==> flow/design.v <==
module InputProcessor (
    input clk,               
    input [2:0] switches,    
    input confirm_key1,       
input confirm_key2,
    input reset_key,       
    output reg [2:0] column, 
    output reg confirm1,       
output reg confirm2,
    output reg reset        
);
    always @(posedge clk) begin
        column <= switches; 
    end
    always @(posedge clk) begin
        confirm1 <= !confirm_key1; 
	confirm2 <= !confirm_key2;
        reset <= !reset_key;      
    end
endmodule
module gameLogic(
    input clk,
    input reset,
    input [2:0] column,
    input player,
    input confirm_move,
    output reg [1:0] win,
    output reg [1:0] winner
);
    reg [83:0] grid;
    reg [83:0] grid_next;
    reg token_placed;
    reg confirm_prev;
    reg [1:0] win_next;
    wire [1:0] token = player ? 2'b01 : 2'b10;
    wire place = confirm_move && !confirm_prev;
    integer i, j;
function automatic [1:0] checkWin(input [83:0] g, input [1:0] playerToken);
    integer col, row, count, i;
begin
    checkWin = 2'b00;
    for (row = 0; row < 6; row = row + 1) begin
        count = 0;
        for (col = 0; col < 7; col = col + 1) begin
            if (g[(col*6+row)*2 +: 2] == playerToken) begin
                count = count + 1;
                if (count == 4) begin
                    checkWin = 2'b01;
                end
            end else count = 0;
        end
    end
    for (col = 0; col < 7; col = col + 1) begin
        count = 0;
        for (row = 0; row < 6; row = row + 1) begin
            if (g[(col*6+row)*2 +: 2] == playerToken) begin
                count = count + 1;
                if (count == 4) begin
                    checkWin = 2'b01;
                end
            end else count = 0;
        end
    end
    for (row = 0; row < 3; row = row + 1) begin
        for (col = 0; col < 4; col = col + 1) begin
            count = 0;
            for (i = 0; i < 4; i = i + 1) begin
                if (g[((col+i)*6+(row+i))*2 +: 2] == playerToken) begin
                    count = count + 1;
                    if (count == 4) begin
                        checkWin = 2'b01;
                    end
                end else count = 0;
            end
        end
    end
    for (row = 3; row < 6; row = row + 1) begin
        for (col = 0; col < 4; col = col + 1) begin
            count = 0;
            for (i = 0; i < 4; i = i + 1) begin
                if (g[((col+i)*6+(row-i))*2 +: 2] == playerToken) begin
                    count = count + 1;
                    if (count == 4) begin
                        checkWin = 2'b01;
                    end
                end else count = 0;
            end
        end
    end
end
endfunction
    always @* begin
        grid_next = grid;
        token_placed = 0;
        for (i = 0; i < 7; i = i + 1) begin
            if (column == i) begin
                for (j = 0; j < 6; j = j + 1) begin
                    if (!token_placed && grid[(i*6+j)*2 +: 2] == 2'b00) begin
                        grid_next[(i*6+j)*2 +: 2] = token;
                        token_placed = 1;
                    end
                end
            end
        end
        win_next = checkWin(grid_next, token);
    end
    always @(posedge clk) begin
        confirm_prev <= confirm_move;
    end
    always @(posedge clk or posedge reset) begin
        if (reset) begin
            grid <= 84'd0;
            win <= 2'b00;
            winner <= 2'b00;
        end else if (place && token_placed) begin
            grid <= grid_next;
            win <= win_next;
            winner <= win_next[0] ? token : 2'b00;
        end
    end
endmodule
module control(
    input clk,                 
    input reset,               
    input [2:0] column_select, 
    input confirm_move1,
    input confirm_move2,       
    output reg [1:0] current_player, 
    output reg game_over,      
	 output [1:0] winner
);
    parameter IDLE_STATE = 3'b000,
              PLAYER1_TURN = 3'b001,
              PLAYER2_TURN = 3'b010,
              CHECK_MOVE = 3'b011,
				  win_state = 3'b100;
    reg [2:0] state; 
wire confirm_move = (current_player==2'b01)?confirm_move1:confirm_move2;
    wire [1:0]win;
    gameLogic game_logic(
        .clk(clk),
        .reset(reset),
        .column(column_select),
        .player(current_player == 2'b01), 
        .confirm_move(confirm_move),
        .win(win),
		  .winner(winner)
    );
    always @(posedge clk or posedge reset) begin
        if (reset) begin
            state <= IDLE_STATE;
            current_player <= 2'b01;  
            game_over <= 0;
        end
        else begin
            case (state)
                IDLE_STATE: begin
                    if (confirm_move) begin
                        state <= CHECK_MOVE;
                    end
                end
                PLAYER1_TURN: begin
                    if (confirm_move) begin
                        state <= CHECK_MOVE;
                    end
                end
                PLAYER2_TURN: begin
                    if (confirm_move) begin
                        state <= CHECK_MOVE;
                    end
                end
                CHECK_MOVE: begin
                    if (win) begin
                        state <= win_state; 
                    end else begin
                        current_player <= (current_player == 2'b01) ? 2'b10 : 2'b01;
                        state <= (current_player == 2'b01) ? PLAYER1_TURN : PLAYER2_TURN;
                    end
                end
					 win_state: begin
					 game_over <= 1; 
					 end
                default: state <= IDLE_STATE;
            endcase
        end
    end
endmodule
module TopLevelModule(
    input clk,                    
    input [2:0] switches,        
    input confirm_key1,   
input confirm_key2,     
    input reset_key,            
    output [1:0] player_led,     
    output [1:0] winner_led           
);
    wire [2:0] column_select;
    wire confirm_move1;
wire confirm_move2;
    wire reset_game;
    wire [1:0] current_player;
    wire game_over;
    InputProcessor input_proc(
        .clk(clk),
        .switches(switches),
        .confirm_key1(confirm_key1),
        .confirm_key2(confirm_key2),
        .reset_key(reset_key),
        .column(column_select),
        .confirm1(confirm_move1),
.confirm2(confirm_move2),
        .reset(reset_game)
    );
    control control_unit(
        .clk(clk),
        .reset(reset_game),
        .column_select(column_select),
        .confirm_move1(confirm_move1),
        .confirm_move2(confirm_move2),
        .current_player(current_player),
        .game_over(game_over), .winner(winner_led)
    );
    assign player_led = current_player;
endmodule
Tool chain data of TopLevelModule
What the tools print for TopLevelModule, step after step.
Lines are those of the file above, counted from 1.
{ "design": {"design": "TopLevelModule", "clock_port": "clk", "cell_library": "sky130hd", "corner": "tt_025C_1v80"} }

After elaboration
Yosys after proc, flatten, opt, wreduce and memory -nomap, before mapping. Memory bits, and registers merged into a memory's read port (data or address), are not among the register bits. Print and check cells are not counted.
{ "op_classes": {"add_sub_neg": 133, "multipliers": 0, "div_mod_pow": 0, "cmp": 0, "eq_ne": 187, "n_shift": 0, "muxes": 595, "n_logic": 2, "n_reduce_logical": 136} }
{ "op_table": {"columns": ["op", "count"], "rows": [
  ["adder 32 x 2 -> 32 bit (second input constant)", 133],
  ["equality test 32 x 4 -> 1 bit (second input constant)", 133],
  ["2-to-1 mux 32 bit", 106],
  ["2-to-1 mux 2 bit", 372],
  ["2-to-1 mux 1 bit", 114],
  ["equality test 2 bit", 42],
  ["logical NOT 2 bit", 42],
  ["logical NOT 1 bit", 45],
  ["logical AND 1 bit", 43],
  ["equality test 3 x 2 -> 1 bit (second input constant)", 4],
  ["equality test 3 bit (second input constant)", 4],
  ["parallel mux 3 bit (select 3 bit)", 1],
  ["equality test 3 x 1 -> 1 bit (second input constant)", 2],
  ["logical NOT 3 bit", 2],
  ["2-to-1 mux 3 bit", 2],
  ["AND reduction 2 bit", 2],
  ["OR reduction 3 bit", 1],
  ["inverter 1 bit", 2],
  ["equality test 2 x 1 -> 1 bit (second input constant)", 1],
  ["!= test 2 x 1 -> 1 bit (second input constant)", 1],
  ["nonzero test 2 bit", 1]
]} }
{ "word_totals": {"regBits": 100, "latchBits": 0, "ram_bits": 0, "romBits": 0, "clocked_rd_ports_x_width": 0, "n_memories": 0, "inputBits": 7, "output_inout_bits": 4, "wordCells": 1063} }

Depth
Yosys ltp: most cells in a row. Word level: on the elaborated netlist, between registers, memories and ports. Mapped: between sequential cells and ports; inverters and the memories' decode and read muxes count.
{ "logic_depth": {"word_depth": 424, "ABC_AREA": 1, "mapped_depth": 41, "ltp_nobuf": 41} }

Synthesis result
Source: synth_stat.txt of the flow (Yosys; design flattened, memories mapped). It holds for the ABC_AREA given above (unset counts as 0); a run with the other value may have another netlist.
The area totals of this step are shown rounded.
{ "types": {"columns": ["type", "count", "area_total_um2"], "rows": [
  ["sky130_fd_sc_hd__dfrtp_1", 91, 2.28E+03],
  ["sky130_fd_sc_hd__inv_1", 204, 765.734],
  ["sky130_fd_sc_hd__nand2_1", 189, 709.43],
  ["sky130_fd_sc_hd__nor2_1", 181, 679.402],
  ["sky130_fd_sc_hd__ha_1", 40, 500.48],
  ["sky130_fd_sc_hd__o21ai_0", 68, 340.326],
  ["sky130_fd_sc_hd__o41ai_1", 37, 324.061],
  ["sky130_fd_sc_hd__nand3_1", 59, 295.283],
  ["sky130_fd_sc_hd__dfxtp_1", 7, 140.134],
  ["sky130_fd_sc_hd__nand4_1", 18, 112.608],
  ["sky130_fd_sc_hd__a21oi_1", 22, 110.106],
  ["sky130_fd_sc_hd__nand3_2", 10, 100.096],
  ["sky130_fd_sc_hd__a41o_1", 9, 90.086],
  ["sky130_fd_sc_hd__nand2_2", 14, 87.584],
  ["sky130_fd_sc_hd__nor3_1", 17, 85.082],
  ["sky130_fd_sc_hd__o21a_1", 11, 82.579],
  ["sky130_fd_sc_hd__nand3b_1", 8, 60.058],
  ["sky130_fd_sc_hd__nor2_4", 5, 56.304]
]} }
Not listed: further types 39, cells in them 126.
{ "mapped": {"stdcells": 1116, "yosys_area_mm2": 0.007764, "ff_cells": 100, "n_buf": 26} }

Worst setup path after synthesis
OpenSTA on the mapped netlist: ideal clock, no wires. The path of least setup slack (recovery checks aside). Input and output delay are each 20% of the period. Register names are those of the netlist, which keeps one name where synthesis merged equal registers.
{ "synth_timing": {"path_kind": "reg2reg", "start": "reg control_unit.current_player[0]", "end": "reg control_unit.game_logic.winner[0]", "tclk_ps": 10000, "launch_ps": 0, "arrival_time_ps": 4078, "required_ps": 9883, "slack_ps": 5804, "delay_ps": 4195, "path_stages": 36, "path_buffers": 1, "period_less_setup_slack_ps": 4196} }
"delay_ps" = arrival - input delay + setup time.
"path_stages" counts driving pins, that of a launching flip-flop among them; a cell with two outputs on the path counts twice.
"period_less_setup_slack_ps" is the clock period less the worst setup slack; recovery checks do not enter. This is arithmetic on one report: input and output delays are still those of the set period (20% each).
Between the ends stands the longest chain of elaborated cells between them, by number of cells; it is not shown to be the way that was timed. Of several equally long chains one is given.
Each line given opens the expression or statement behind the cell; cells for indexed reads and writes are added by Yosys, which also makes memories of some case tables.
{ "synth_via": {"path_cell_list": "sky130_fd_sc_hd__dfstp_2 > sky130_fd_sc_hd__inv_1 > sky130_fd_sc_hd__nor2_1 > sky130_fd_sc_hd__clkbuf_1 > sky130_fd_sc_hd__nand2_1 > sky130_fd_sc_hd__nand2_1 > sky130_fd_sc_hd__o21a_1 > sky130_fd_sc_hd__inv_1 > sky130_fd_sc_hd__nor2_1 > sky130_fd_sc_hd__ha_1 > sky130_fd_sc_hd__inv_1 > sky130_fd_sc_hd__nor2_1 > sky130_fd_sc_hd__ha_1 > sky130_fd_sc_hd__inv_1 > sky130_fd_sc_hd__nor2_1 > sky130_fd_sc_hd__ha_1 > sky130_fd_sc_hd__a31oi_1 > sky130_fd_sc_hd__nor2_1 > sky130_fd_sc_hd__nor4_1 > sky130_fd_sc_hd__nand3_1 > sky130_fd_sc_hd__nor3_1 > sky130_fd_sc_hd__nand4_1 > sky130_fd_sc_hd__nor2_1 > sky130_fd_sc_hd__nand3_1 > sky130_fd_sc_hd__nor2_1 > sky130_fd_sc_hd__nand3_1 > sky130_fd_sc_hd__nor2_1 > sky130_fd_sc_hd__nand3_1 > sky130_fd_sc_hd__nor2_1 > sky130_fd_sc_hd__nand4_1 > sky130_fd_sc_hd__nor2_1 > sky130_fd_sc_hd__nand3_1 > sky130_fd_sc_hd__nor2_1 > sky130_fd_sc_hd__nand3_2 > sky130_fd_sc_hd__nand3_1 > sky130_fd_sc_hd__nand2_1", "elab_chain_len": 295} }
{ "synth_rtl": {"columns": ["item", "line_no", "rtl"], "rows": [
  ["from (decl)", 128, "output reg [1:0] current_player,"],
  ["from (assign)", 152, "current_player <= 2'b01;"],
  ["from (assign)", 176, "current_player <= (current_player == 2'b01) ? 2'b10 : 2'b01;"],
  ["equality test 2 x 1 -> 1 bit", 144, ".player(current_player == 2'b01),"],
  ["2-to-1 mux 2 bit", 35, "wire [1:0] token = player ? 2'b01 : 2'b10;"],
  ["2-to-1 mux 2 bit", 98, "if (!token_placed && grid[(i*6+j)*2 +: 2] == 2'b00) begin"],
  ["2-to-1 mux 2 bit", 96, "if (column == i) begin"],
  ["equality test 2 bit", 45, "if (g[(col*6+row)*2 +: 2] == playerToken) begin"],
  ["2-to-1 mux 1 bit", 45, null],
  ["adder 32 x 2 -> 32 bit", 46, "count = count + 1;"],
  ["[281 not listed]", null, null],
  ["2-to-1 mux 2 bit", 83, "if (count == 4) begin"],
  ["2-to-1 mux 2 bit", 81, "if (g[((col+i)*6+(row-i))*2 +: 2] == playerToken) begin"],
  ["2-to-1 mux 2 bit", 83, null],
  ["2-to-1 mux 2 bit", 81, null],
  ["2-to-1 mux 2 bit", 83, null],
  ["2-to-1 mux 2 bit", 81, null],
  ["2-to-1 mux 2 bit", 118, "winner <= win_next[0] ? token : 2'b00;"],
  ["to (assign)", 114, "winner <= 2'b00;"],
  ["to (assign)", 118, null],
  ["to (decl)", 28, "output reg [1:0] winner"]
]} }

Path in the finished layout
From the final timing report of entry A: the path of least setup slack in the routed layout; clock arrival at registers is part of the times.
The path's times are printed in steps of 10 ps; the period is the one set.
{ "layout_timing": {"path_kind": "reg2reg", "start": "reg control_unit.current_player[0]", "end": "reg control_unit.game_logic.winner[0]", "tclk_ps": 6970, "launch_ps": 360, "arrival_time_ps": 5830, "required_ps": 7270, "slack_ps": 1450, "path_stages": 30, "path_buffers": 2} }
Between the ends stands the longest chain of elaborated cells between them, by number of cells; it is not shown to be the way that was timed. Of several equally long chains one is given.
{ "layout_via": {"path_cell_list": "sky130_fd_sc_hd__dfstp_2 > sky130_fd_sc_hd__inv_1 > sky130_fd_sc_hd__nor2_4 > sky130_fd_sc_hd__inv_2 > sky130_fd_sc_hd__buf_4 > sky130_fd_sc_hd__o21ai_0 > sky130_fd_sc_hd__nand2_1 > sky130_fd_sc_hd__o21ai_0 > sky130_fd_sc_hd__buf_4 > sky130_fd_sc_hd__inv_1 > sky130_fd_sc_hd__nand2_1 > sky130_fd_sc_hd__inv_1 > sky130_fd_sc_hd__ha_1 > sky130_fd_sc_hd__inv_1 > sky130_fd_sc_hd__nor2_1 > sky130_fd_sc_hd__ha_1 > sky130_fd_sc_hd__nand2_1 > sky130_fd_sc_hd__inv_1 > sky130_fd_sc_hd__ha_1 > sky130_fd_sc_hd__xnor2_1 > sky130_fd_sc_hd__o31ai_1 > sky130_fd_sc_hd__nor4b_1 > sky130_fd_sc_hd__nand2_1 > sky130_fd_sc_hd__nand3_1 > sky130_fd_sc_hd__nor2_1 > sky130_fd_sc_hd__nand3_1 > sky130_fd_sc_hd__nor2_1 > sky130_fd_sc_hd__nand3_2 > sky130_fd_sc_hd__nand3_1 > sky130_fd_sc_hd__nand2_1", "elab_chain_len": 295} }
{ "layout_rtl": {"columns": ["item", "line_no", "rtl"], "rows": [
  ["from (decl)", 128, "output reg [1:0] current_player,"],
  ["from (assign)", 152, "current_player <= 2'b01;"],
  ["from (assign)", 176, "current_player <= (current_player == 2'b01) ? 2'b10 : 2'b01;"],
  ["equality test 2 x 1 -> 1 bit", 144, ".player(current_player == 2'b01),"],
  ["2-to-1 mux 2 bit", 35, "wire [1:0] token = player ? 2'b01 : 2'b10;"],
  ["2-to-1 mux 2 bit", 98, "if (!token_placed && grid[(i*6+j)*2 +: 2] == 2'b00) begin"],
  ["2-to-1 mux 2 bit", 96, "if (column == i) begin"],
  ["equality test 2 bit", 45, "if (g[(col*6+row)*2 +: 2] == playerToken) begin"],
  ["2-to-1 mux 1 bit", 45, null],
  ["adder 32 x 2 -> 32 bit", 46, "count = count + 1;"],
  ["[281 not listed]", null, null],
  ["2-to-1 mux 2 bit", 83, "if (count == 4) begin"],
  ["2-to-1 mux 2 bit", 81, "if (g[((col+i)*6+(row-i))*2 +: 2] == playerToken) begin"],
  ["2-to-1 mux 2 bit", 83, null],
  ["2-to-1 mux 2 bit", 81, null],
  ["2-to-1 mux 2 bit", 83, null],
  ["2-to-1 mux 2 bit", 81, null],
  ["2-to-1 mux 2 bit", 118, "winner <= win_next[0] ? token : 2'b00;"],
  ["to (assign)", 114, "winner <= 2'b00;"],
  ["to (assign)", 118, null],
  ["to (decl)", 28, "output reg [1:0] winner"]
]} }

Hand-over note for TopLevelModule

Top module TopLevelModule; platform sky130hd; tools Yosys and OpenROAD; 2 stored runs in no particular order. Input and output delays are each 20% of the period that was set; the output load is 0.01 pF.
By "achieved_clock_period_ps" is meant the clock period of the run minus its worst setup slack. This is arithmetic on one report: input and output delays are still those of the set period (20% each).
By "power.total_uw" is meant OpenSTA's value without simulated activity: inputs other than the clock are taken to toggle once in ten clock periods, and the tool carries that through the logic.
The results are shown rounded.

Entry A
==> flow/run.sh <==
#!/bin/bash
# the make line also repeats the synthesis and layout settings of config.mk as NAME=value (left out here)
make -C /OpenROAD-flow-scripts/flow DESIGN_CONFIG=/design/flow/config.mk WORK_HOME=/design/flow/orfs CLKGATE_MAP_FILE= finish
==> flow/config.mk <==
export PLATFORM = sky130hd
export DESIGN_NAME = TopLevelModule
export DESIGN_NICKNAME = TopLevelModule
export VERILOG_FILES = /design/flow/design.v
export SDC_FILE = /design/flow/constraint.sdc
export NUM_CORES = 4
export LEC_CHECK = 0
export ABC_AREA = 1
export CAP_MARGIN = 20
export CELL_PAD_IN_SITES_DETAIL_PLACEMENT = 1
export CORE_ASPECT_RATIO = 0.68
export CORE_MARGIN = 2
export CORE_UTILIZATION = 40
export GPL_TIMING_DRIVEN = 1
export MAX_ROUTING_LAYER = met4
export MIN_ROUTING_LAYER = met2
export SLEW_MARGIN = 20
export TNS_END_PERCENT = 80
==> flow/constraint.sdc <==
create_clock -name core_clock -period 6.97 [get_ports {clk}]
set_input_delay 1.3940 -clock core_clock [delete_from_list [all_inputs] [get_ports {clk}]]
set_output_delay 1.3940 -clock core_clock [all_outputs]
set_load 0.01 [all_outputs]

==> results of entry A, as JSON <==
{
  "timing.setup.ws_ps": 1447,
  "design_die_area_mm2": 0.02056,
  "power.total_uw": 2792,
  "tns_setup_ps": 0,
  "utilization_pct": 45.1,
  "achieved_clock_period_ps": 5523,
  "ys_area_mm2": 0.007764
}

Entry B
==> flow/run.sh <==
#!/bin/bash
# the make line also repeats the synthesis and layout settings of config.mk as NAME=value (left out here)
make -C /OpenROAD-flow-scripts/flow DESIGN_CONFIG=/design/flow/config.mk WORK_HOME=/design/flow/orfs CLKGATE_MAP_FILE= finish
==> flow/config.mk <==
export PLATFORM = sky130hd
export DESIGN_NAME = TopLevelModule
export DESIGN_NICKNAME = TopLevelModule
export VERILOG_FILES = /design/flow/design.v
export SDC_FILE = /design/flow/constraint.sdc
export NUM_CORES = 4
export LEC_CHECK = 0
export CAP_MARGIN = 15
export CELL_PAD_IN_SITES_DETAIL_PLACEMENT = 1
export CORE_MARGIN = 3
export CORE_UTILIZATION = 40
export CTS_CLUSTER_DIAMETER = 272
export CTS_CLUSTER_SIZE = 19
export GPL_ROUTABILITY_DRIVEN = 0
export HOLD_SLACK_MARGIN = -0.04
export MAX_ROUTING_LAYER = met4
export MIN_ROUTING_LAYER = met2
export PLACE_DENSITY = 0.54
export SETUP_SLACK_MARGIN = 0.43
export SLEW_MARGIN = 40
==> flow/constraint.sdc <==
create_clock -name core_clock -period 3.58 [get_ports {clk}]
set_input_delay 0.7160 -clock core_clock [delete_from_list [all_inputs] [get_ports {clk}]]
set_output_delay 0.7160 -clock core_clock [all_outputs]
set_load 0.01 [all_outputs]

==> results of entry B, as JSON <==
{
  "outcome": "no results, routing failed with GRT-0116"
}

End of note.
